==> flow/design.v <==
module matvecmult(
    CLK,
    RST,
    vector_x,
    vector_b,
    vector_y,
    Q,
    A,
    finish
);
input               CLK;
input               RST;
input       [127:0]	vector_x;
input       [127:0]	vector_b;
output  reg [127:0]	vector_y;
input       [127:0]	Q;
output  reg [3:0]   A;
output  reg         finish;
integer i;
integer j;
reg [7:0] vector_x_w[0:15],vector_x_r[0:15];
reg [7:0] vector_b_w[0:15],vector_b_r[0:15];
reg [7:0] vector_y_w[0:15],vector_y_r[0:15];
reg [7:0] part_matrix_a_w[0:15],part_matrix_a_r[0:15];
reg       finish_w,finish_r;
reg [3:0] counter_w,counter_r;
reg [7:0] temp;
always @(*) begin
    vector_x_w[0] = vector_x[7:0];
    vector_x_w[1] = vector_x[15:8];
    vector_x_w[2] = vector_x[23:16];
    vector_x_w[3] = vector_x[31:24];
    vector_x_w[4] = vector_x[39:32];
    vector_x_w[5] = vector_x[47:40];
    vector_x_w[6] = vector_x[55:48];
    vector_x_w[7] = vector_x[63:56];
    vector_x_w[8] = vector_x[71:64];
    vector_x_w[9] = vector_x[79:72];
    vector_x_w[10] = vector_x[87:80];
    vector_x_w[11] = vector_x[95:88];
    vector_x_w[12] = vector_x[103:96];
    vector_x_w[13] = vector_x[111:104];
    vector_x_w[14] = vector_x[119:112];
    vector_x_w[15] = vector_x[127:120];
    vector_b_w[0] = vector_b[7:0];
    vector_b_w[1] = vector_b[15:8];
    vector_b_w[2] = vector_b[23:16];
    vector_b_w[3] = vector_b[31:24];
    vector_b_w[4] = vector_b[39:32];
    vector_b_w[5] = vector_b[47:40];
    vector_b_w[6] = vector_b[55:48];
    vector_b_w[7] = vector_b[63:56];
    vector_b_w[8] = vector_b[71:64];
    vector_b_w[9] = vector_b[79:72];
    vector_b_w[10] = vector_b[87:80];
    vector_b_w[11] = vector_b[95:88];
    vector_b_w[12] = vector_b[103:96];
    vector_b_w[13] = vector_b[111:104];
    vector_b_w[14] = vector_b[119:112];
    vector_b_w[15] = vector_b[127:120];
    part_matrix_a_w[0] = Q[7:0];
    part_matrix_a_w[1] = Q[15:8];
    part_matrix_a_w[2] = Q[23:16];
    part_matrix_a_w[3] = Q[31:24];
    part_matrix_a_w[4] = Q[39:32];
    part_matrix_a_w[5] = Q[47:40];
    part_matrix_a_w[6] = Q[55:48];
    part_matrix_a_w[7] = Q[63:56];
    part_matrix_a_w[8] = Q[71:64];
    part_matrix_a_w[9] = Q[79:72];
    part_matrix_a_w[10] = Q[87:80];
    part_matrix_a_w[11] = Q[95:88];
    part_matrix_a_w[12] = Q[103:96];
    part_matrix_a_w[13] = Q[111:104];
    part_matrix_a_w[14] = Q[119:112];
    part_matrix_a_w[15] = Q[127:120];
    for(i=0;i<=15;i=i+1) begin
        vector_y_w[i] = vector_y_r[i];
    end
    temp =  2*part_matrix_a_w[15]*vector_x_w[0]+
            2*part_matrix_a_w[14]*vector_x_w[1]+
            2*part_matrix_a_w[13]*vector_x_w[2]+
            2*part_matrix_a_w[12]*vector_x_w[3]+
            2*part_matrix_a_w[11]*vector_x_w[4]+
            2*part_matrix_a_w[10]*vector_x_w[5]+
            2*part_matrix_a_w[9]*vector_x_w[6]+
            2*part_matrix_a_w[8]*vector_x_w[7]+
            2*part_matrix_a_w[7]*vector_x_w[8]+
            2*part_matrix_a_w[6]*vector_x_w[9]+
            2*part_matrix_a_w[5]*vector_x_w[10]+
            2*part_matrix_a_w[4]*vector_x_w[11]+
            2*part_matrix_a_w[3]*vector_x_w[12]+
            2*part_matrix_a_w[2]*vector_x_w[13]+
            2*part_matrix_a_w[1]*vector_x_w[14]+
            2*part_matrix_a_w[0]*vector_x_w[15];
    finish_w = 1'b0;
    counter_w = counter_r;
    if(RST)
        counter_w = 1'b0;
    else if(counter_r<4'b1111) begin
        i = counter_r;
        vector_y_w[i] = vector_y_r[i]+temp+vector_b_w[i];
        counter_w = counter_r+1'b1;
    end
    else begin
        finish_w = 1'b1;
        if(finish_r==1'b0)
            vector_y_w[15] = vector_y_r[15]+temp+vector_b_w[15];
        else
            vector_y_w[15] = vector_y_r[15];
    end
    finish = finish_r;
    A = counter_w;
    vector_y = {vector_y_r[15],vector_y_r[14],vector_y_r[13],vector_y_r[12],vector_y_r[11],vector_y_r[10],vector_y_r[9],vector_y_r[8],vector_y_r[7],vector_y_r[6],vector_y_r[5],vector_y_r[4],vector_y_r[3],vector_y_r[2],vector_y_r[1],vector_y_r[0]};
end
always @(posedge CLK or posedge RST) begin
    if (RST) begin
        counter_r <= 1'b0;
        finish_r <= 1'b0;
        for(i=0;i<=15;i=i+1) begin
            part_matrix_a_r[i]<=1'b0;
            vector_y_r[i]<=1'b0;
        end
    end
    else begin
        counter_r <= counter_w;
        finish_r <= finish_w;
        for(i=0;i<=15;i=i+1) begin
            part_matrix_a_r[i]<=part_matrix_a_w[i];
            vector_y_r[i]<=vector_y_w[i];
        end
    end
end
endmodule
# From RTL to reports: matvecmult
# Each step is given for the RTL above and for the edited RTL.
# "orig" refers to lines of the RTL above, "edited" to lines of the edited file.
# "delta" is "edited" less "orig", of the values as shown.
# A cell with - has no value.
[design]
top = "matvecmult"
clk_port = "CLK"
cell_library = "sky130hd"
corner = "tt_025C_1v80"

# The edit
# The edit as a unified diff against the file above.
# The edited RTL no longer does the same as the RTL above: the edit was made by script, with no optimisation intended.
# begin of diff
@@ -114,14 +114,6 @@
     vector_y = {vector_y_r[15],vector_y_r[14],vector_y_r[13],vector_y_r[12],vector_y_r[11],vector_y_r[10],vector_y_r[9],vector_y_r[8],vector_y_r[7],vector_y_r[6],vector_y_r[5],vector_y_r[4],vector_y_r[3],vector_y_r[2],vector_y_r[1],vector_y_r[0]};
 end
-always @(posedge CLK or posedge RST) begin
-    if (RST) begin
-        counter_r <= 1'b0;
-        finish_r <= 1'b0;
-        for(i=0;i<=15;i=i+1) begin
-            part_matrix_a_r[i]<=1'b0;
-            vector_y_r[i]<=1'b0;
-        end
-    end
-    else begin
+always @(posedge CLK) begin
+    begin
         counter_r <= counter_w;
         finish_r <= finish_w;
# end of diff

# After elaboration
# Source: Yosys, flattened and elaborated. Widths are those after wreduce. Registers that Yosys merges into a memory's read port (data or address) are not register bits. Print and check cells do not count. Equal cells are merged and count once.
[bits]
columns = ["item", "orig", "edited", "delta"]
rows = [
  ["inputBits", 386, 386, 0],
  ["ramBits", 0, 0, 0],
  ["clocked_rd_ports_x_width", 0, 0, 0],
  ["mem_bits_ro", 0, 0, 0],
  ["elab_cells", 149, 148, -1],
  ["regBits", 133, 133, 0],
  ["n_memories", 0, 0, 0],
  ["out_inout_bits", 133, 133, 0],
  ["latchBits", 0, 0, 0],
]
[op_classes]
columns = ["item", "orig", "edited", "delta"]
rows = [
  ["n_mux", 28, 27, -1],
  ["bitwise", 16, 16, 0],
  ["reduce_and_logical", 33, 33, 0],
  ["div_mod_pow", 0, 0, 0],
  ["n_addsub", 20, 20, 0],
  ["compare", 1, 1, 0],
  ["shift", 0, 0, 0],
  ["equal", 17, 17, 0],
  ["multipliers", 16, 16, 0],
]
[ops]
columns = ["operator", "orig", "edited", "delta"]
rows = [
  ["1-bit two-way mux", 2, 1, -1],
]
# Operator kinds equal on both sides are left out: 17.

# Longest topological paths
# Yosys ltp: most cells in a row. Word level: on the elaborated netlist, between registers, memories and ports. Mapped: between sequential cells and ports; inverters and the memories' decode and read muxes count.
[logic_depth]
columns = ["item", "orig", "edited", "delta"]
rows = [
  ["word_depth", 20, 20, 0],
  ["abc_area", "0", "0", "-"],
  ["ltp_mapped", 31, 30, -1],
  ["depth_no_buf", 31, 30, -1],
]

# Mapped cells and area
# Source: synth_stat.txt of the flow (Yosys; design flattened, memories mapped). It holds for the ABC_AREA given above (unset counts as 0); a run with the other value may have another netlist.
[types]
columns = ["type", "orig", "edited", "delta"]
rows = [
  ["sky130_fd_sc_hd__dfrtp_1", 133, 0, -133],
  ["sky130_fd_sc_hd__edfxtp_1", 0, 128, 128],
  ["sky130_fd_sc_hd__mux2_2", 93, 4, -89],
  ["sky130_fd_sc_hd__nor2_1", 52, 21, -31],
  ["sky130_fd_sc_hd__a22oi_1", 67, 41, -26],
  ["sky130_fd_sc_hd__clkbuf_1", 56, 32, -24],
  ["sky130_fd_sc_hd__o21ai_0", 34, 10, -24],
  ["sky130_fd_sc_hd__nand2_1", 232, 211, -21],
  ["sky130_fd_sc_hd__nand3_1", 25, 6, -19],
  ["sky130_fd_sc_hd__a21oi_1", 70, 53, -17],
  ["sky130_fd_sc_hd__a22o_1", 14, 29, 15],
  ["sky130_fd_sc_hd__a221oi_1", 11, 24, 13],
  ["sky130_fd_sc_hd__a41oi_1", 0, 9, 9],
  ["sky130_fd_sc_hd__and3_1", 4, 11, 7],
  ["sky130_fd_sc_hd__and2_0", 0, 6, 6],
  ["sky130_fd_sc_hd__nand4_1", 9, 4, -5],
  ["sky130_fd_sc_hd__nand2b_1", 7, 2, -5],
  ["sky130_fd_sc_hd__nor3_1", 7, 12, 5],
]
# Cell types equal on both sides are left out: 9.
# Not every row of either side is listed.
[synth_totals]
columns = ["item", "orig", "edited", "delta"]
rows = [
  ["seqArea_mm2", 0.0033282, 0.0039438, 0.0006156],
  ["buffers", 60, 36, -24],
  ["ffs", 133, 133, 0],
  ["mapped_cells", 2124, 1916, -208],
  ["synth_area_mm2", 0.0199179, 0.0190495, -0.0008684],
]

# Timing after synthesis
# Source: OpenSTA report_checks on the synthesized netlist (no wires, ideal clock, input and output delay 20% of the period each), path of least setup slack; recovery checks are left aside. Register names are those of the netlist, which keeps one name where synthesis merged equal registers.
[synth_path]
columns = ["item", "orig", "edited", "delta"]
rows = [
  ["path_kind", "input to register", "input to register", "-"],
  ["start", "input Q[116]", "input Q[116]", "-"],
  ["end", "register vector_y_r[12][7]", "register vector_y_r[0][7]", "-"],
  ["path_buffers", 1, 0, -1],
  ["slack_ns", 0.091, -0.015, -0.106],
  ["t_arrival_ns", 9.784, 9.723, -0.061],
  ["setup_ns", 0.125, 0.291, 0.166],
  ["in_delay_ns", 2.000, 2.000, 0.000],
  ["stages", 29, 27, -2],
  ["required_time_ns", 9.875, 9.709, -0.166],
  ["path_delay_ns", 7.909, 8.014, 0.105],
  ["tclk_ns", 10.0, 10.0, 0.0],
  ["t_first_pin_ns", 2.000, 2.000, 0.000],
  ["synth_period_reached_ns", 9.909, 10.015, 0.106],
]
# "path_delay_ns" is the arrival time less input delay plus setup time.
# "stages": output pins that drive a net of the path, with the launching flip-flop's if there is one; two outputs of one cell count as two.
# "synth_period_reached_ns" = period - worst setup slack (recovery checks aside). The figure is calculated, with input and output delays left at 20% of the set period.
# Between the ends stands the longest chain of elaborated cells between them, by number of cells; it is not shown to be the way that was timed. Of several equally long chains one is given.
# Each line given opens the expression or statement behind the cell; cells for indexed reads and writes are added by Yosys, which also makes memories of some case tables.
[synth_between_orig]
cell_sequence = "sky130_fd_sc_hd__nand2_1 sky130_fd_sc_hd__fa_1 sky130_fd_sc_hd__inv_1 sky130_fd_sc_hd__ha_1 sky130_fd_sc_hd__inv_1 sky130_fd_sc_hd__fa_1 sky130_fd_sc_hd__fa_1 sky130_fd_sc_hd__inv_1 sky130_fd_sc_hd__ha_1 sky130_fd_sc_hd__xor2_1 sky130_fd_sc_hd__fa_1 sky130_fd_sc_hd__fa_1 sky130_fd_sc_hd__inv_1 sky130_fd_sc_hd__fa_1 sky130_fd_sc_hd__fa_1 sky130_fd_sc_hd__inv_1 sky130_fd_sc_hd__fa_1 sky130_fd_sc_hd__fa_1 sky130_fd_sc_hd__inv_1 sky130_fd_sc_hd__ha_1 sky130_fd_sc_hd__xnor2_1 sky130_fd_sc_hd__fa_1 sky130_fd_sc_hd__ha_1 sky130_fd_sc_hd__a21oi_1 sky130_fd_sc_hd__xnor2_1 sky130_fd_sc_hd__xnor2_1 sky130_fd_sc_hd__xnor2_2 sky130_fd_sc_hd__buf_6 sky130_fd_sc_hd__mux2_2"
elab_chain_cells = 19
cone_cells = 19
cone_lines = 3
classes_between = "17 x add/sub; 1 x mul; 1 x mux"
[synth_rtl_orig]
columns = ["item", "line", "text"]
rows = [
  ["from (decl)", 16, "input [127:0] Q;"],
  ["8-bit by 8-bit multiplier with 7-bit output", 81, "2*part_matrix_a_w[14]*vector_x_w[1]+"],
  ["8-bit adder (15 in a row)", 80, "temp =  2*part_matrix_a_w[15]*vector_x_w[0]+"],
  ["8-bit adder (2 in a row)", 102, "vector_y_w[i] = vector_y_r[i]+temp+vector_b_w[i];"],
  ["8-bit two-way mux", 102, ""],
  ["to (assign)", 122, "vector_y_r[i]<=1'b0;"],
  ["to (assign)", 130, "vector_y_r[i]<=vector_y_w[i];"],
  ["to (decl)", 23, "reg [7:0] vector_y_w[0:15],vector_y_r[0:15];"],
]
[synth_between_edited]
cell_sequence = "sky130_fd_sc_hd__nand2_1 sky130_fd_sc_hd__fa_1 sky130_fd_sc_hd__inv_1 sky130_fd_sc_hd__ha_1 sky130_fd_sc_hd__inv_1 sky130_fd_sc_hd__fa_1 sky130_fd_sc_hd__fa_1 sky130_fd_sc_hd__inv_1 sky130_fd_sc_hd__ha_1 sky130_fd_sc_hd__xor2_1 sky130_fd_sc_hd__fa_1 sky130_fd_sc_hd__fa_1 sky130_fd_sc_hd__inv_1 sky130_fd_sc_hd__fa_1 sky130_fd_sc_hd__fa_1 sky130_fd_sc_hd__inv_1 sky130_fd_sc_hd__fa_1 sky130_fd_sc_hd__fa_1 sky130_fd_sc_hd__inv_1 sky130_fd_sc_hd__ha_1 sky130_fd_sc_hd__xnor2_1 sky130_fd_sc_hd__fa_1 sky130_fd_sc_hd__ha_1 sky130_fd_sc_hd__a21oi_1 sky130_fd_sc_hd__xor2_1 sky130_fd_sc_hd__xnor2_1 sky130_fd_sc_hd__xnor2_1"
elab_chain_cells = 19
cone_cells = 19
cone_lines = 3
classes_between = "17 x add/sub; 1 x mul; 1 x mux"
[synth_rtl_edited]
columns = ["item", "line", "text"]
rows = [
  ["from (decl)", 16, "input [127:0] Q;"],
  ["8-bit by 8-bit multiplier with 7-bit output", 81, "2*part_matrix_a_w[14]*vector_x_w[1]+"],
  ["8-bit adder (15 in a row)", 80, "temp =  2*part_matrix_a_w[15]*vector_x_w[0]+"],
  ["8-bit adder (2 in a row)", 102, "vector_y_w[i] = vector_y_r[i]+temp+vector_b_w[i];"],
  ["8-bit two-way mux", 102, ""],
  ["to (assign)", 122, "vector_y_r[i]<=vector_y_w[i];"],
  ["to (decl)", 23, "reg [7:0] vector_y_w[0:15],vector_y_r[0:15];"],
]

# Timing after layout
# From the final timing report of each run of pair A: the path of least setup slack in the routed layout; clock arrival at registers is part of the times.
[layout_path]
columns = ["item", "orig", "edited", "delta"]
rows = [
  ["path_kind", "input to register", "input to register", "-"],
  ["start", "input Q[60]", "input Q[1]", "-"],
  ["end", "register vector_y_r[14][7]", "register vector_y_r[7][7]", "-"],
  ["t_first_pin_ns", 2.00, 2.00, 0.00],
  ["in_delay_ns", 2.00, 2.00, 0.00],
  ["stages", 30, 29, -1],
  ["tclk_ns", 10.0, 10.0, 0.0],
  ["path_buffers", 3, 4, 1],
  ["slack_ns", 0.18, 0.08, -0.10],
  ["t_arrival_ns", 10.13, 10.10, -0.03],
  ["setup_ns", 0.11, 0.24, 0.13],
  ["required_time_ns", 10.31, 10.18, -0.13],
]
# Between the ends stands the longest chain of elaborated cells between them, by number of cells; it is not shown to be the way that was timed. Of several equally long chains one is given.
[layout_between_orig]
cell_sequence = "sky130_fd_sc_hd__dlygate4sd2_1 sky130_fd_sc_hd__nand2_1 sky130_fd_sc_hd__fa_1 sky130_fd_sc_hd__inv_1 sky130_fd_sc_hd__ha_1 sky130_fd_sc_hd__inv_1 sky130_fd_sc_hd__fa_1 sky130_fd_sc_hd__fa_1 sky130_fd_sc_hd__inv_2 sky130_fd_sc_hd__ha_4 sky130_fd_sc_hd__xnor2_1 sky130_fd_sc_hd__buf_4 sky130_fd_sc_hd__fa_1 sky130_fd_sc_hd__fa_1 sky130_fd_sc_hd__fa_1 sky130_fd_sc_hd__fa_1 sky130_fd_sc_hd__inv_1 sky130_fd_sc_hd__fa_1 sky130_fd_sc_hd__fa_1 sky130_fd_sc_hd__inv_2 sky130_fd_sc_hd__ha_4 sky130_fd_sc_hd__xnor2_4 sky130_fd_sc_hd__fa_1 sky130_fd_sc_hd__ha_4 sky130_fd_sc_hd__a21oi_4 sky130_fd_sc_hd__xnor2_2 sky130_fd_sc_hd__xnor2_2 sky130_fd_sc_hd__xnor2_2 sky130_fd_sc_hd__clkbuf_16 sky130_fd_sc_hd__mux2_2"
elab_chain_cells = 12
cone_cells = 12
cone_lines = 3
classes_between = "10 x add/sub; 1 x mul; 1 x mux"
[layout_rtl_orig]
columns = ["item", "line", "text"]
rows = [
  ["from (decl)", 16, "input [127:0] Q;"],
  ["8-bit by 8-bit multiplier with 7-bit output", 88, "2*part_matrix_a_w[7]*vector_x_w[8]+"],
  ["8-bit adder (8 in a row)", 80, "temp =  2*part_matrix_a_w[15]*vector_x_w[0]+"],
  ["8-bit adder (2 in a row)", 102, "vector_y_w[i] = vector_y_r[i]+temp+vector_b_w[i];"],
  ["8-bit two-way mux", 102, ""],
  ["to (assign)", 122, "vector_y_r[i]<=1'b0;"],
  ["to (assign)", 130, "vector_y_r[i]<=vector_y_w[i];"],
  ["to (decl)", 23, "reg [7:0] vector_y_w[0:15],vector_y_r[0:15];"],
]
[layout_between_edited]
cell_sequence = "sky130_fd_sc_hd__dlygate4sd2_1 sky130_fd_sc_hd__and2_4 sky130_fd_sc_hd__fa_1 sky130_fd_sc_hd__ha_4 sky130_fd_sc_hd__ha_4 sky130_fd_sc_hd__fa_1 sky130_fd_sc_hd__ha_4 sky130_fd_sc_hd__xnor2_2 sky130_fd_sc_hd__buf_4 sky130_fd_sc_hd__fa_1 sky130_fd_sc_hd__fa_1 sky130_fd_sc_hd__inv_1 sky130_fd_sc_hd__fa_1 sky130_fd_sc_hd__fa_1 sky130_fd_sc_hd__fa_1 sky130_fd_sc_hd__inv_1 sky130_fd_sc_hd__fa_1 sky130_fd_sc_hd__inv_1 sky130_fd_sc_hd__ha_4 sky130_fd_sc_hd__buf_6 sky130_fd_sc_hd__xor2_4 sky130_fd_sc_hd__fa_1 sky130_fd_sc_hd__ha_4 sky130_fd_sc_hd__a21o_1 sky130_fd_sc_hd__a21oi_4 sky130_fd_sc_hd__xor2_2 sky130_fd_sc_hd__xnor2_2 sky130_fd_sc_hd__xnor2_2 sky130_fd_sc_hd__buf_12"
elab_chain_cells = 5
cone_cells = 5
cone_lines = 3
classes_between = "3 x add/sub; 1 x mul; 1 x mux"
[layout_rtl_edited]
columns = ["item", "line", "text"]
rows = [
  ["from (decl)", 16, "input [127:0] Q;"],
  ["8-bit by 8-bit multiplier with 7-bit output", 95, "2*part_matrix_a_w[0]*vector_x_w[15];"],
  ["8-bit adder", 80, "temp =  2*part_matrix_a_w[15]*vector_x_w[0]+"],
  ["8-bit adder (2 in a row)", 102, "vector_y_w[i] = vector_y_r[i]+temp+vector_b_w[i];"],
  ["8-bit two-way mux", 102, ""],
  ["to (assign)", 122, "vector_y_r[i]<=vector_y_w[i];"],
  ["to (decl)", 23, "reg [7:0] vector_y_w[0:15],vector_y_r[0:15];"],
]

# Flow runs
# Both versions went through the flow (Yosys, OpenROAD) with the same settings in each pair. Constraints: input delay and output delay 20% of the set period each, output load 0.01 pF.
[settings_pair_A]
CORE_UTILIZATION = 40
period_ns = 10.0
CAP_MARGIN = 20
CORE_MARGIN = 2
SLEW_MARGIN = 20
[measured_pair_A]
columns = ["item", "orig", "edited", "delta"]
rows = [
  ["timing.setup.ws_ns", 0.180, 0.082, -0.098],
  ["util_pct", 59.5, 60.0, 0.5],
  ["final_setup_tns_ns", 0.000, 0.000, 0.000],
  ["final_cell_area_mm2", 0.0291892, 0.0280394, -0.0011498],
  ["final_hold_ws_ns", 0.513, 0.583, 0.070],
  ["achieved_clock_period_ns", 9.820, 9.918, 0.098],
  ["design_die_area_mm2", 0.0515949, 0.0493862, -0.0022087],
  ["synthArea_mm2", 0.0199179, 0.0190495, -0.0008684],
]
[settings_pair_B]
ABC_AREA = 1
CAP_MARGIN = 30
CELL_PAD_IN_SITES_DETAIL_PLACEMENT = 1
CORE_UTILIZATION = 30
CTS_CLUSTER_SIZE = 61
GPL_ROUTABILITY_DRIVEN = 1
MIN_ROUTING_LAYER = "met1"
PLACE_DENSITY_LB_ADDON = 0.27
SETUP_SLACK_MARGIN = 0.16
SLEW_MARGIN = 20
TNS_END_PERCENT = 65
period_ns = 11.2
CORE_MARGIN = 2
[measured_pair_B]
columns = ["item", "orig", "edited", "delta"]
rows = [
  ["timing.setup.ws_ns", 0.464, 0.445, -0.019],
  ["util_pct", 43.4, 43.3, -0.1],
  ["final_setup_tns_ns", 0.000, 0.000, 0.000],
  ["final_cell_area_mm2", 0.0311536, 0.030219, -0.0009346],
  ["final_hold_ws_ns", 0.509, 0.633, 0.124],
  ["achieved_clock_period_ns", 10.736, 10.755, 0.019],
  ["design_die_area_mm2", 0.0749911, 0.0723476, -0.0026435],
  ["synthArea_mm2", 0.0218447, 0.021064, -0.0007807],
]
# "achieved_clock_period_ns" = clock period - worst setup slack. The figure is calculated, with input and output delays left at 20% of the set period.
